==> flow/design.v <==
`timescale 1ns / 1ps
module bnn_core #(
    parameter  STRIDE = 1,
    parameter  IN_CHANNEL = 3,
    parameter  OUT_CHANNEL = 3,
    parameter  WEGT_WIDTH = 3,
    parameter  IN_DATA_WIDTH = 28,
    parameter  IN_DATA_1CH = IN_DATA_WIDTH ** 2,
    parameter  IN_DATA_SIZE = IN_DATA_1CH * IN_CHANNEL,
    parameter  WEGT_1CH = WEGT_WIDTH ** 2,
    parameter  WEGT_SIZE = WEGT_1CH * IN_CHANNEL,
    parameter  WEGTS_SIZE = OUT_CHANNEL * WEGT_SIZE,
    parameter  OUT_DATA_WIDTH = (IN_DATA_WIDTH - WEGT_WIDTH) / STRIDE +1,
    parameter  OUT_DATA_1CH = OUT_DATA_WIDTH ** 2,
    parameter  OUT_DATA_SIZE = OUT_CHANNEL * OUT_DATA_1CH,
    parameter  NUM_BUF = WEGT_WIDTH * IN_CHANNEL,
    parameter CORE_DELAY = 5
)(
	input	wire	                    clk,
	input	wire	                    reset_n,
    input   wire [WEGT_SIZE -1: 0]      i_weight,       
    input   wire [IN_DATA_WIDTH -1:0]   i_data,         
    input   wire                        i_valid,
    input   wire [CORE_DELAY - 1 : 0]   i_calc_valid,
	output  reg                         o_valid,
	output  reg  [OUT_DATA_WIDTH -1: 0] o_result        
    );
reg [1 : 0] core_channel_cnt;
always @(posedge clk or negedge reset_n) begin
    if(!reset_n) begin
        core_channel_cnt <= 0;
    end
    else if(i_valid) begin
        if(core_channel_cnt == 2) begin
            core_channel_cnt <= 0;
        end
        else begin
            core_channel_cnt <= core_channel_cnt + 1;
        end
    end
    else begin
        core_channel_cnt <= 0;
    end
end
integer i, j;
reg [IN_DATA_WIDTH - 1 : 0] r_input_mem_data [NUM_BUF - 1 : 0];
always @(posedge clk or negedge reset_n) begin
	if(!reset_n) begin
		for(i = 0; i < NUM_BUF; i = i + 1) begin
			r_input_mem_data[i] <= {IN_DATA_WIDTH{1'b0}};
		end
	end
	else if(i_valid && core_channel_cnt == 0) begin		 
		for(i = 0; i < IN_CHANNEL; i = i + 1) begin
			r_input_mem_data[i * WEGT_WIDTH] 	    <= r_input_mem_data[i * WEGT_WIDTH + 1];
			r_input_mem_data[i * WEGT_WIDTH + 1] 	<= r_input_mem_data[i * WEGT_WIDTH + 2];
		end
		r_input_mem_data[2] <= i_data;
		r_input_mem_data[5] <= 0;
		r_input_mem_data[8] <= 0;
	end
	else if(i_valid) begin
		r_input_mem_data[core_channel_cnt * WEGT_WIDTH + 2] <= i_data;
	end
end
reg [WEGT_SIZE - 1 : 0] r_weight;
always @(posedge clk or negedge reset_n) begin
    if(!reset_n) begin
        r_weight <= {WEGT_SIZE{1'b0}};
    end
    else if(i_valid) begin
        r_weight <= i_weight;
    end
end
wire [WEGT_SIZE - 1 : 0] sliced_input [OUT_DATA_WIDTH - 1 : 0];
genvar a,b,c;
generate
	for(a = 0; a < OUT_DATA_WIDTH; a = a + 1) begin
		for(b = 0; b < IN_CHANNEL; b = b + 1) begin
			for(c = 0; c < WEGT_WIDTH; c = c + 1) begin
				assign sliced_input[a][(WEGT_SIZE - 1) - b * WEGT_1CH - c * WEGT_WIDTH -: WEGT_WIDTH] 
				= r_input_mem_data[b * WEGT_WIDTH + c][(IN_DATA_WIDTH - 1) - a -: WEGT_WIDTH];
			end
		end
	end
endgenerate
reg [WEGT_SIZE - 1 : 0 ] r_sliced_input [OUT_DATA_WIDTH - 1 : 0];
always @(posedge clk or negedge reset_n) begin
	if(!reset_n) begin
		for(i = 0; i < OUT_DATA_WIDTH; i = i + 1) begin
			r_sliced_input[i] <= {WEGT_SIZE{1'b0}};
		end
	end
	else if(i_calc_valid[1]) begin
		for(i = 0; i < OUT_DATA_WIDTH; i = i + 1) begin
			r_sliced_input[i] <= sliced_input[i];
		end
	end
end
wire [WEGT_SIZE - 1 : 0] xnor_result [OUT_DATA_WIDTH - 1 : 0];
genvar d;
generate
	for(d = 0; d < OUT_DATA_WIDTH; d = d + 1) begin
		assign xnor_result[d] = ~ (r_sliced_input[d] ^ r_weight);
	end
endgenerate
reg [WEGT_SIZE - 1 : 0] r_xnor_result [OUT_DATA_WIDTH - 1 : 0];
always @(posedge clk or negedge reset_n) begin
	if(!reset_n) begin
		for(i = 0; i < OUT_DATA_WIDTH; i = i + 1) begin
			r_xnor_result[i] <= {WEGT_SIZE{1'b0}};
		end
	end
	else if(i_calc_valid[2]) begin
		for(i = 0; i < OUT_DATA_WIDTH; i = i + 1) begin
			r_xnor_result[i] <= xnor_result[i];
		end
	end
end
reg [4 : 0] popcnt_result [OUT_DATA_WIDTH - 1 : 0];
always @(*) begin
	for(i = 0; i < OUT_DATA_WIDTH; i = i + 1) begin
		popcnt_result[i] = 0;
		for(j = 0; j < WEGT_SIZE; j = j + 1) begin
			popcnt_result[i] = popcnt_result[i] + r_xnor_result[i][j];
		end
	end
end
reg [4 : 0] r_popcnt_result [OUT_DATA_WIDTH - 1 : 0];
always @(posedge clk or negedge reset_n) begin
	if(!reset_n) begin
		for(i = 0; i < OUT_DATA_WIDTH; i = i + 1) begin
			r_popcnt_result[i] <= {WEGT_SIZE{1'b0}};
		end
	end
	else if(i_calc_valid[3]) begin
		for(i = 0; i < OUT_DATA_WIDTH; i = i + 1) begin
			r_popcnt_result[i] <= popcnt_result[i];
		end
	end
end
wire [OUT_DATA_WIDTH - 1 : 0] result;
genvar e;
generate
	for(e = 0; e < OUT_DATA_WIDTH; e = e + 1) begin
		assign result[(OUT_DATA_WIDTH - 1) - e] = (r_popcnt_result[e] << 1) > WEGT_SIZE ? 1 : 0;
	end
endgenerate
always @(posedge clk or negedge reset_n) begin
	if(!reset_n) begin
		o_result <= {WEGT_SIZE{1'b0}};
	end
	else if(i_calc_valid[4]) begin
		o_result <= result;
	end
end
always @(posedge clk or negedge reset_n) begin
    if(!reset_n) begin
        o_valid <= 0;
    end
    else begin
        o_valid <= i_calc_valid[4];
    end
end
endmodule
`timescale 1ns / 1ps
module bnn_layer
#(
	parameter CNT_BIT = 31,
	parameter IN_MEM_DWIDTH = 28,
	parameter IN_MEM_AWIDTH = 7,
	parameter IN_MEM_DEPTH  = 84,
	parameter WEGT_MEM_DWIDTH = 27,
	parameter WEGT_MEM_AWIDTH = 2,
	parameter WEGT_MEM_DEPTH  = 3,
	parameter OUT_MEM_DWIDTH = 26,
	parameter OUT_MEM_AWIDTH = 5,
	parameter OUT_MEM_DEPTH  = 78,
    parameter  STRIDE = 1,
    parameter  IN_CHANNEL = 3,
    parameter  OUT_CHANNEL = 3,
    parameter  WEGT_WIDTH = 3,
    parameter  IN_DATA_WIDTH = 28,
    parameter  IN_DATA_1CH = IN_DATA_WIDTH ** 2,
    parameter  IN_DATA_SIZE = IN_DATA_1CH * IN_CHANNEL,  
    parameter  WEGT_1CH = WEGT_WIDTH ** 2,
    parameter  WEGT_SIZE = WEGT_1CH * IN_CHANNEL,
    parameter  WEGTS_SIZE = OUT_CHANNEL * WEGT_SIZE,
    parameter  OUT_DATA_WIDTH = (IN_DATA_WIDTH - WEGT_WIDTH) / STRIDE +1,
    parameter  OUT_DATA_1CH = OUT_DATA_WIDTH ** 2,
    parameter  OUT_DATA_SIZE = OUT_CHANNEL * OUT_DATA_1CH,
    parameter  NUM_BUF = WEGT_WIDTH * IN_CHANNEL,
    parameter  STATE_WIDTH = 3,
    parameter  CORE_DELAY = 5
)
(
    input 				        clk,
    input 				        reset_n,
	input 				        i_run,
	input  [CNT_BIT-1:0]	    i_num_cnt,
	output   			        o_idle,
	output   			        o_read,
	output                      o_write,
	output  			        o_done,
	output[IN_MEM_AWIDTH-1:0] 	addr_input,
	output 				        ce_input,
	output 				        we_input,
	input [IN_MEM_DWIDTH-1:0]   q_input,
	output[IN_MEM_DWIDTH-1:0] 	d_input,
	output[WEGT_MEM_AWIDTH-1:0] addr_weight,
	output 				        ce_weight,
	output 				        we_weight,
	input [WEGT_MEM_DWIDTH-1:0] q_weight,
	output[WEGT_MEM_DWIDTH-1:0] d_weight,
    output[OUT_MEM_AWIDTH-1:0] 	addr_output,
	output 				        ce_output,
	output 				        we_output,
	input [OUT_MEM_DWIDTH-1:0]  q_output,
	output[OUT_MEM_DWIDTH-1:0] 	d_output
    );
localparam S_IDLE	= 2'b00;
localparam S_RUN	= 2'b01;
localparam S_DONE  	= 2'b10;
reg [1:0] c_state_read;  
reg [1:0] n_state_read;  
reg [1:0] c_state_write;  
reg [1:0] n_state_write;  
wire      is_write_start;
wire      calc_valid;
wire      out_channel_end;
wire      wegt_read;
wire      result_valid;
wire	  is_write_done;
wire	  is_read_done;
always @(posedge clk or negedge reset_n) begin
    if(!reset_n) begin
		c_state_read <= S_IDLE;
    end else begin
		c_state_read <= n_state_read;
    end
end
always @(posedge clk or negedge reset_n) begin
    if(!reset_n) begin
		c_state_write <= S_IDLE;
    end else begin
		c_state_write <= n_state_write;
    end
end
always @(*) 
begin
	n_state_read = c_state_read;  
	case(c_state_read)
	S_IDLE	: if(i_run)
				n_state_read = S_RUN;
	S_RUN   : if(is_read_done)
				n_state_read = S_DONE;
	S_DONE	: n_state_read 	 = S_IDLE;
	endcase
end 
always @(*) 
begin
	n_state_write = c_state_write;  
	case(c_state_write)
	S_IDLE	: if(is_write_start)
				n_state_write = S_RUN;
	S_RUN   : if(is_write_done)
				n_state_write = S_DONE;
	S_DONE	: n_state_write   = S_IDLE;
	endcase
end 
assign o_idle 		= (c_state_read == S_IDLE) && (c_state_write == S_IDLE);
assign o_read 		= (c_state_read == S_RUN);
assign o_write 		= (c_state_write == S_RUN);
assign o_done 		= (c_state_write == S_DONE);  
reg [CNT_BIT-1:0] num_cnt;
reg [3:0] o_write_cnt;
always @(posedge clk or negedge reset_n) begin
    if(!reset_n) begin
        num_cnt <= 0;  
    end else if (i_run) begin
        num_cnt <= i_num_cnt;
	end else if (o_done) begin
		num_cnt <= 0;
	end
end
reg [1:0] in_channel_cnt;
always @(posedge clk or negedge reset_n) begin	 
	if(!reset_n) begin
		in_channel_cnt <= 1;
	end
	else if(in_channel_cnt >= 2) begin
		in_channel_cnt <= 0;
	end
	else if(o_read) begin
		in_channel_cnt <= in_channel_cnt + 1;
	end
end
reg [2 : 0] out_channel_cnt;
always @(posedge clk or negedge reset_n) begin
	if(!reset_n) begin
		out_channel_cnt <= 0;
	end
	else if(out_channel_end) begin
		out_channel_cnt <= out_channel_cnt + 1;
	end
	else if(out_channel_cnt == OUT_CHANNEL) begin
		out_channel_cnt <= 0;
	end
end
reg [IN_DATA_WIDTH - 1 : 0] row_cnt;
always @(posedge clk or negedge reset_n) begin	
	if(!reset_n) begin
		row_cnt <= 0;
	end
	else if(row_cnt >= IN_DATA_WIDTH) begin
		row_cnt <= 0;
	end
	else if(o_read && in_channel_cnt == 2) begin
		row_cnt <= row_cnt + 1;
	end
end
reg [CORE_DELAY - 1 : 0] r_calc_valid;
always @(posedge clk or negedge reset_n) begin
	if(!reset_n) begin
		r_calc_valid <= {CORE_DELAY{1'b0}};
	end
	else begin
		r_calc_valid <= {r_calc_valid[CORE_DELAY - 2 : 0],{calc_valid}};
	end
end
reg [CNT_BIT-1:0] addr_cnt_read_input;
reg [CNT_BIT-1:0] addr_cnt_read_weight; 
reg [CNT_BIT-1:0] addr_cnt_write;
assign is_read_done  = o_read  && (out_channel_cnt == OUT_CHANNEL - 1) && out_channel_end ;
assign is_write_done = o_write && (addr_cnt_write == OUT_MEM_DEPTH - 1) && (|r_calc_valid == 0);
assign calc_valid	= o_read && (in_channel_cnt == 0) && (row_cnt > 2);
assign out_channel_end = (addr_cnt_read_input == IN_MEM_DEPTH - 1); 
assign wegt_read    = o_read && (out_channel_cnt > 0) && (in_channel_cnt == 0) &&(row_cnt == 2);
always @(posedge clk or negedge reset_n) begin
    if(!reset_n) begin
        addr_cnt_read_input <= 0;  
    end else if (is_read_done | out_channel_end) begin
        addr_cnt_read_input <= 0; 
    end else if (o_read) begin
        addr_cnt_read_input <= IN_DATA_WIDTH * in_channel_cnt + row_cnt;
	end
end
always @(posedge clk or negedge reset_n) begin
    if(!reset_n) begin
        addr_cnt_read_weight <= 0;  
    end else if (is_read_done) begin
        addr_cnt_read_weight <= 0; 
    end else if (wegt_read) begin
        addr_cnt_read_weight <= addr_cnt_read_weight + 1;
	end
end
always @(posedge clk or negedge reset_n) begin
    if(!reset_n) begin
        addr_cnt_write <= 0;  
    end else if (is_write_done) begin
        addr_cnt_write <= 0; 
    end else if (o_write && result_valid ) begin
        addr_cnt_write <= addr_cnt_write + 1;
	end
end
reg  r_valid;
always @(posedge clk or negedge reset_n) begin
    if(!reset_n) begin
        r_valid <= {IN_MEM_DWIDTH{1'b0}};  
    end else begin
	    r_valid <= o_read;  
    end
end
assign addr_input 	= addr_cnt_read_input;
assign ce_input 	= o_read;
assign we_input 	= 1'b0;  
assign d_input		= {IN_MEM_DWIDTH{1'b0}};  
wire [IN_MEM_DWIDTH - 1 : 0]    input_mem_data;
assign input_mem_data = q_input;
assign addr_weight 	= addr_cnt_read_weight;
assign ce_weight 	= o_read;    
assign we_weight 	= 1'b0;  
assign d_weight		= {IN_MEM_DWIDTH{1'b0}};  
wire [WEGT_MEM_DWIDTH - 1:0] 	weight_mem_data;
assign weight_mem_data = q_weight; 
wire [OUT_MEM_DWIDTH-1:0] w_result;
bnn_core #(
.WEGT_WIDTH     (WEGT_WIDTH),
.IN_DATA_WIDTH  (IN_DATA_WIDTH),
.STRIDE         (STRIDE),
.IN_CHANNEL     (IN_CHANNEL),
.OUT_CHANNEL    (OUT_CHANNEL)
) u_bnn_core (
.clk            (clk),
.reset_n        (reset_n),
.i_weight       (weight_mem_data),
.i_data         (input_mem_data),
.i_valid	    (r_valid),
.i_calc_valid   (r_calc_valid),
.o_valid        (result_valid),
.o_result       (w_result)
);
assign is_write_start = r_calc_valid[4];
assign addr_output 	= addr_cnt_write;
assign ce_output 	= o_write && result_valid;
assign we_output 	= o_write;
assign d_output		= w_result;
endmodule
module bnn_layer0 (
    input  wire        clk,
    input  wire        reset_n,
    input  wire        i_run,
    output wire        o_idle,
    output wire        o_done,
    output wire [6:0]  addr_input,
    output wire        ce_input,
    input  wire [27:0] q_input,
    output wire [1:0]  addr_weight,
    output wire        ce_weight,
    input  wire [26:0] q_weight,
    output wire [6:0]  addr_output,
    output wire        we_output,
    output wire [25:0] d_output
);
wire        w_read, w_write;
wire        w_we_input, w_we_weight, w_ce_output, w_we_output;
wire [27:0] w_d_input;
wire [26:0] w_d_weight;
bnn_layer #(
    .CNT_BIT         (31),
    .IN_MEM_DWIDTH   (28),
    .IN_MEM_AWIDTH   (7),
    .IN_MEM_DEPTH    (84),
    .WEGT_MEM_DWIDTH (27),
    .WEGT_MEM_AWIDTH (2),
    .WEGT_MEM_DEPTH  (3),
    .OUT_MEM_DWIDTH  (26),
    .OUT_MEM_AWIDTH  (7),
    .OUT_MEM_DEPTH   (78),
    .WEGT_WIDTH      (3),
    .IN_DATA_WIDTH   (28),
    .STRIDE          (1),
    .IN_CHANNEL      (3),
    .OUT_CHANNEL     (3)
) u_bnn_layer (
    .clk         (clk),
    .reset_n     (reset_n),
    .i_run       (i_run),
    .i_num_cnt   (31'd84),
    .o_idle      (o_idle),
    .o_read      (w_read),
    .o_write     (w_write),
    .o_done      (o_done),
    .addr_input  (addr_input),
    .ce_input    (ce_input),
    .we_input    (w_we_input),
    .q_input     (q_input),
    .d_input     (w_d_input),
    .addr_weight (addr_weight),
    .ce_weight   (ce_weight),
    .we_weight   (w_we_weight),
    .q_weight    (q_weight),
    .d_weight    (w_d_weight),
    .addr_output (addr_output),
    .ce_output   (w_ce_output),
    .we_output   (w_we_output),
    .q_output    (26'd0),
    .d_output    (d_output)
);
assign we_output = w_ce_output & w_we_output;
endmodule
=== Step by step through the tools: bnn_layer0 ===
The steps from the RTL of bnn_layer0 to its reports follow in flow order.
Lines are those of the file above, counted from 1.
Operators: Yosys type, input widths -> output width; for muxes data width and select width s.
Cell names lack the library's common part.
Not given: --

* Top module: bnn_layer0
* Clock input: clk
* Cell library: sky130hd
* Timing corner: tt_025C_1v80

=== Elaborated design ===
Counts by Yosys on the flattened word-level netlist (proc, flatten, opt, wreduce). Print and check cells are left out. Cells with the same type and inputs are merged into one.

* Multiply operators: 2
* $lt $le $gt $ge: 30
* Bitwise gates (word level): 54
* Equality and inequality tests: 23
* Muxes and demuxes: 73
* Reductions and logical operators: 49
* $add $sub $neg: 684

{| class="wikitable"
|+ Operators by type and width
! operator !! count
|-
| $add 5x1->5 || 572
|-
| $mux 28 || 29
|-
| $xor 27x27->27 || 26
|-
| $not 27->27 || 26
|-
| $mux 31 || 6
|-
| $gt 6x5->1 const B || 26
|-
| $add 4x1->5 || 26
|-
| $add 3x1->4 || 26
|-
| $add 2x1->3 || 26
|-
| $add 31x1->31 const B || 2
|-
| $eq 31x7->1 const B || 2
|-
| $add 1x1->2 || 26
|-
| $reduce_bool 2->1 || 16
|-
| $logic_not 32->1 || 1
|-
| $add 31x28->31 || 1
|-
| $add 28x1->28 const B || 1
|-
| $gt 28x2->1 const B || 1
|-
| $eq 28x2->1 const B || 1
|-
| $ge 28x5->1 const B || 1
|-
| $mux 1 || 26
|-
| $reduce_and 2->1 || 9
|-
| $eq 4x3->1 const B || 4
|-
| $mux 2 || 8
|-
| $logic_and 1x1->1 || 13
|-
| $pmux 2 s3 || 2
|-
| $mul 3x2->5 const A || 1
|-
| $eq 2x2->1 const B || 4
|-
| $mul 2x2->4 const B || 1
|}

Not listed: further kinds 20, cells in them 32.

* Input bits: 58
* Word-level cells: 1016
* Register bits after elaboration: 1978
* Output and inout bits: 47

=== Depth ===
Longest topological path by Yosys (ltp), each cell counted once; first at word level (registers and memories cut), then after technology mapping (sequential cells cut; the memories' decode and read muxes count).

* Depth in word-level cells: 26
* ABC_AREA: 0
* Depth in mapped cells: 18

=== Mapped cells and area ===
Source: synth_stat.txt of the flow (Yosys; design flattened, memories mapped). It holds for the ABC_AREA given above (unset counts as 0); a run with the other value may have another netlist.
Totals and module areas in this step are rounded.

* Cell area after synthesis: 0.0784 sq mm
* Flip-flop cells: 1473
* Cells in the netlist: 6621

{| class="wikitable"
|+ Cells by type
! type !! count !! area in all (sq um)
|-
| dfrtp_1 || 1470 || 3.68E+04
|-
| mux2_2 || 854 || 9.62E+03
|-
| fa_1 || 469 || 9.39E+03
|-
| xnor2_1 || 808 || 7.08E+03
|-
| inv_1 || 942 || 3.54E+03
|-
| ha_1 || 253 || 3.17E+03
|-
| o21ai_0 || 464 || 2.32E+03
|-
| nand2_1 || 539 || 2023.19
|-
| clkbuf_1 || 200 || 750.72
|-
| a21oi_1 || 114 || 570.547
|-
| buf_2 || 75 || 375.36
|-
| a21o_1 || 47 || 352.838
|-
| nor2_1 || 94 || 352.838
|-
| xor2_1 || 24 || 210.202
|-
| a31oi_1 || 27 || 168.912
|-
| mux2i_1 || 16 || 160.154
|-
| a211oi_1 || 21 || 157.651
|-
| o21bai_1 || 17 || 127.622
|}

Not listed: further types 43, cells in them 187.
The figures by module come from a second, unflattened synthesis with its own total; it is not the netlist above.

* Cell total of the unflattened synthesis: 7003
* Area total of the unflattened synthesis: 0.0807 sq mm

Each row is one instance without its submodules.

{| class="wikitable"
|+ By module
! module !! instances !! cells !! sequential area (sq mm) !! area (sq mm)
|-
| bnn_core || 1 || 6454 || 0.0342 || 0.075
|-
| bnn_layer || 1 || 546 || 0.00268 || 0.00568
|-
| bnn_layer0 || 1 || 3 || 0 || 0.0000138
|}

=== Worst setup path after synthesis ===
Source: OpenSTA report_checks on the synthesized netlist (no wires, ideal clock, input and output delay 20% of the period each), path of least setup slack; recovery checks are left aside. Register names are those of the netlist, which keeps one name where synthesis merged equal registers.

* Path kind: register -> register
* Start point: register u_bnn_layer.u_bnn_core.r_xnor_result[7][17]
* End point: register u_bnn_layer.u_bnn_core.r_popcnt_result[7][4]
* Slack: 0.870 ns
* Arrival time: 5.006 ns
* Clock period: 6.0 ns
* Stages on the path: 19
* Path delay: 5.131 ns
* Buffers on the path: 0
* Synthesis period reached: 5.13 ns

"path delay" = arrival - input delay + setup time.
"stages on the path" counts driving pins, that of a launching flip-flop among them; a cell with two outputs on the path counts twice.
"synthesis period reached" is the clock period less the worst setup slack; recovery checks do not enter. This is arithmetic on one report: input and output delays are still those of the set period (20% each).
The rows between start and end are the longest chain of elaborated cells between them; the timing report does not say that the signal goes this way. Where chains are equally long, one stands for them.
A line is the first line of the expression or statement that the cell stems from. Yosys adds cells for indexed reads and writes and turns some case tables into memories.

* Cell sequence: dfrtp_1 > fa_1 > inv_1 > fa_1 > inv_1 > fa_1 > inv_1 > fa_1 > fa_1 > fa_1 > inv_1 > ha_1 > a21oi_1 > fa_1 > inv_1 > a21o_1 > a21oi_1 > xnor2_1 > mux2_2
* Length of the longest elaborated chain: 10

{| class="wikitable"
|+ RTL lines, path post-synthesis
! what !! RTL line !! source
|-
| from (decl) || 107 || <nowiki>reg [WEGT_SIZE - 1 : 0] r_xnor_result [OUT_DATA_WIDTH - 1 : 0];</nowiki>
|-
| from (assign) || 111 || <nowiki>r_xnor_result[i] <= {WEGT_SIZE{1'b0}};</nowiki>
|-
| from (assign) || 116 || <nowiki>r_xnor_result[i] <= xnor_result[i];</nowiki>
|-
| $add 5x1->5 x10 || 125 || <nowiki>popcnt_result[i] = popcnt_result[i] + r_xnor_result[i][j];</nowiki>
|-
| to (assign) || 133 || <nowiki>r_popcnt_result[i] <= {WEGT_SIZE{1'b0}};</nowiki>
|-
| to (assign) || 138 || <nowiki>r_popcnt_result[i] <= popcnt_result[i];</nowiki>
|-
| to (decl) || 129 || <nowiki>reg [4 : 0] r_popcnt_result [OUT_DATA_WIDTH - 1 : 0];</nowiki>
|}

=== Path in the finished layout ===
From the final timing report of flow run 1: the path of least setup slack in the routed layout; clock arrival at registers is part of the times.

* Path kind: register -> register
* Start point: register u_bnn_layer.u_bnn_core.r_xnor_result[7][17]
* End point: register u_bnn_layer.u_bnn_core.r_popcnt_result[7][4]
* Slack: 0.72 ns
* Buffers on the path: 0
* Clock period: 6.11 ns
* Arrival time: 6.08 ns
* Stages on the path: 19

The rows between start and end are the longest chain of elaborated cells between them; the timing report does not say that the signal goes this way. Where chains are equally long, one stands for them.

* Cell sequence: dfrtp_1 > fa_1 > inv_1 > fa_1 > inv_1 > fa_1 > inv_1 > fa_1 > fa_1 > fa_1 > inv_1 > ha_1 > a21oi_1 > fa_1 > inv_1 > a21o_1 > a21oi_1 > xnor2_1 > mux2_2
* Length of the longest elaborated chain: 10

{| class="wikitable"
|+ RTL lines, path after layout
! what !! RTL line !! source
|-
| from (decl) || 107 || <nowiki>reg [WEGT_SIZE - 1 : 0] r_xnor_result [OUT_DATA_WIDTH - 1 : 0];</nowiki>
|-
| from (assign) || 111 || <nowiki>r_xnor_result[i] <= {WEGT_SIZE{1'b0}};</nowiki>
|-
| from (assign) || 116 || <nowiki>r_xnor_result[i] <= xnor_result[i];</nowiki>
|-
| $add 5x1->5 x10 || 125 || <nowiki>popcnt_result[i] = popcnt_result[i] + r_xnor_result[i][j];</nowiki>
|-
| to (assign) || 133 || <nowiki>r_popcnt_result[i] <= {WEGT_SIZE{1'b0}};</nowiki>
|-
| to (assign) || 138 || <nowiki>r_popcnt_result[i] <= popcnt_result[i];</nowiki>
|-
| to (decl) || 129 || <nowiki>reg [4 : 0] r_popcnt_result [OUT_DATA_WIDTH - 1 : 0];</nowiki>
|}

Measured data: module bnn_layer0, platform sky130hd, 4 stored runs of the flow under differing settings, order arbitrary. Input and output delays are each 20% of the period that was set; the output load is 0.01 pF.
"allowed time less slack (worst setup path)" means the part of the period allowed to the worst setup path (the constraints hold back 20% at inputs and 20% at outputs) less its slack; where the path has registers, the arrival times of their clocks count too.
"power consumption": no workload was simulated; the value follows from the tool's default switching activity.
Values from the reports are rounded here.

=== Flow run 1 ===
{| class="wikitable"
! Setting !! Value
|-
| CAP_MARGIN || 35
|-
| CELL_PAD_IN_SITES_GLOBAL_PLACEMENT || 2
|-
| CORE_UTILIZATION || 34
|-
| CTS_CLUSTER_DIAMETER || 319
|-
| HOLD_SLACK_MARGIN || -0.02
|-
| MIN_ROUTING_LAYER || met1
|-
| PLACE_DENSITY_LB_ADDON || 0.11
|-
| period_ns || 6.11
|-
| CORE_MARGIN || 2
|-
| SLEW_MARGIN || 20
|-
! Result !! Value
|-
| Standard-cell area after routing || 0.0893 sq mm
|-
| Allowed time less slack (worst setup path) || 5.39 ns
|-
| Worst setup path kind || register -> register
|-
| Power consumption || 21000 µW
|-
| Smallest setup slack || 0.725 ns
|-
| Total die area || 0.235 sq mm
|-
| Mapped cell area after synthesis || 0.0784 sq mm
|}

=== Flow run 2 ===
{| class="wikitable"
! Setting !! Value
|-
| CELL_PAD_IN_SITES_GLOBAL_PLACEMENT || 3
|-
| CORE_MARGIN || 9
|-
| CORE_UTILIZATION || 65
|-
| CTS_CLUSTER_DIAMETER || 276
|-
| GPL_TIMING_DRIVEN || 0
|-
| MAX_ROUTING_LAYER || met4
|-
| PLACE_DENSITY_LB_ADDON || 0.22
|-
| SETUP_SLACK_MARGIN || 0.72
|-
| SLEW_MARGIN || 40
|-
| period_ns || 3.61
|-
| CAP_MARGIN || 20
|}
Did not finish, placement stopped with FLW-0024.

=== Flow run 3 ===
{| class="wikitable"
! Setting !! Value
|-
| CELL_PAD_IN_SITES_GLOBAL_PLACEMENT || 3
|-
| CORE_ASPECT_RATIO || 0.55
|-
| CORE_MARGIN || 10
|-
| CORE_UTILIZATION || 33
|-
| CTS_CLUSTER_DIAMETER || 191
|-
| CTS_CLUSTER_SIZE || 100
|-
| SETUP_SLACK_MARGIN || 1.35
|-
| TNS_END_PERCENT || 20
|-
| period_ns || 8.6
|-
| CAP_MARGIN || 20
|-
| SLEW_MARGIN || 20
|-
! Result !! Value
|-
| Standard-cell area after routing || 0.0836 sq mm
|-
| Allowed time less slack (worst setup path) || 5.43 ns
|-
| Worst setup path kind || register -> register
|-
| Power consumption || 9770 µW
|-
| Smallest setup slack || 3.17 ns
|-
| Total die area || 0.258 sq mm
|-
| Mapped cell area after synthesis || 0.0784 sq mm
|}

=== Flow run 4 ===
{| class="wikitable"
! Setting !! Value
|-
| CORE_UTILIZATION || 51
|-
| PLACE_DENSITY || 0.6
|-
| period_ns || 5.44
|-
| CAP_MARGIN || 20
|-
| CORE_MARGIN || 2
|-
| SLEW_MARGIN || 20
|-
! Result !! Value
|-
| Standard-cell area after routing || 0.0873 sq mm
|-
| Allowed time less slack (worst setup path) || 5.26 ns
|-
| Worst setup path kind || register -> register
|-
| Power consumption || 22900 µW
|-
| Smallest setup slack || 0.182 ns
|-
| Total die area || 0.157 sq mm
|-
| Mapped cell area after synthesis || 0.0784 sq mm
|}
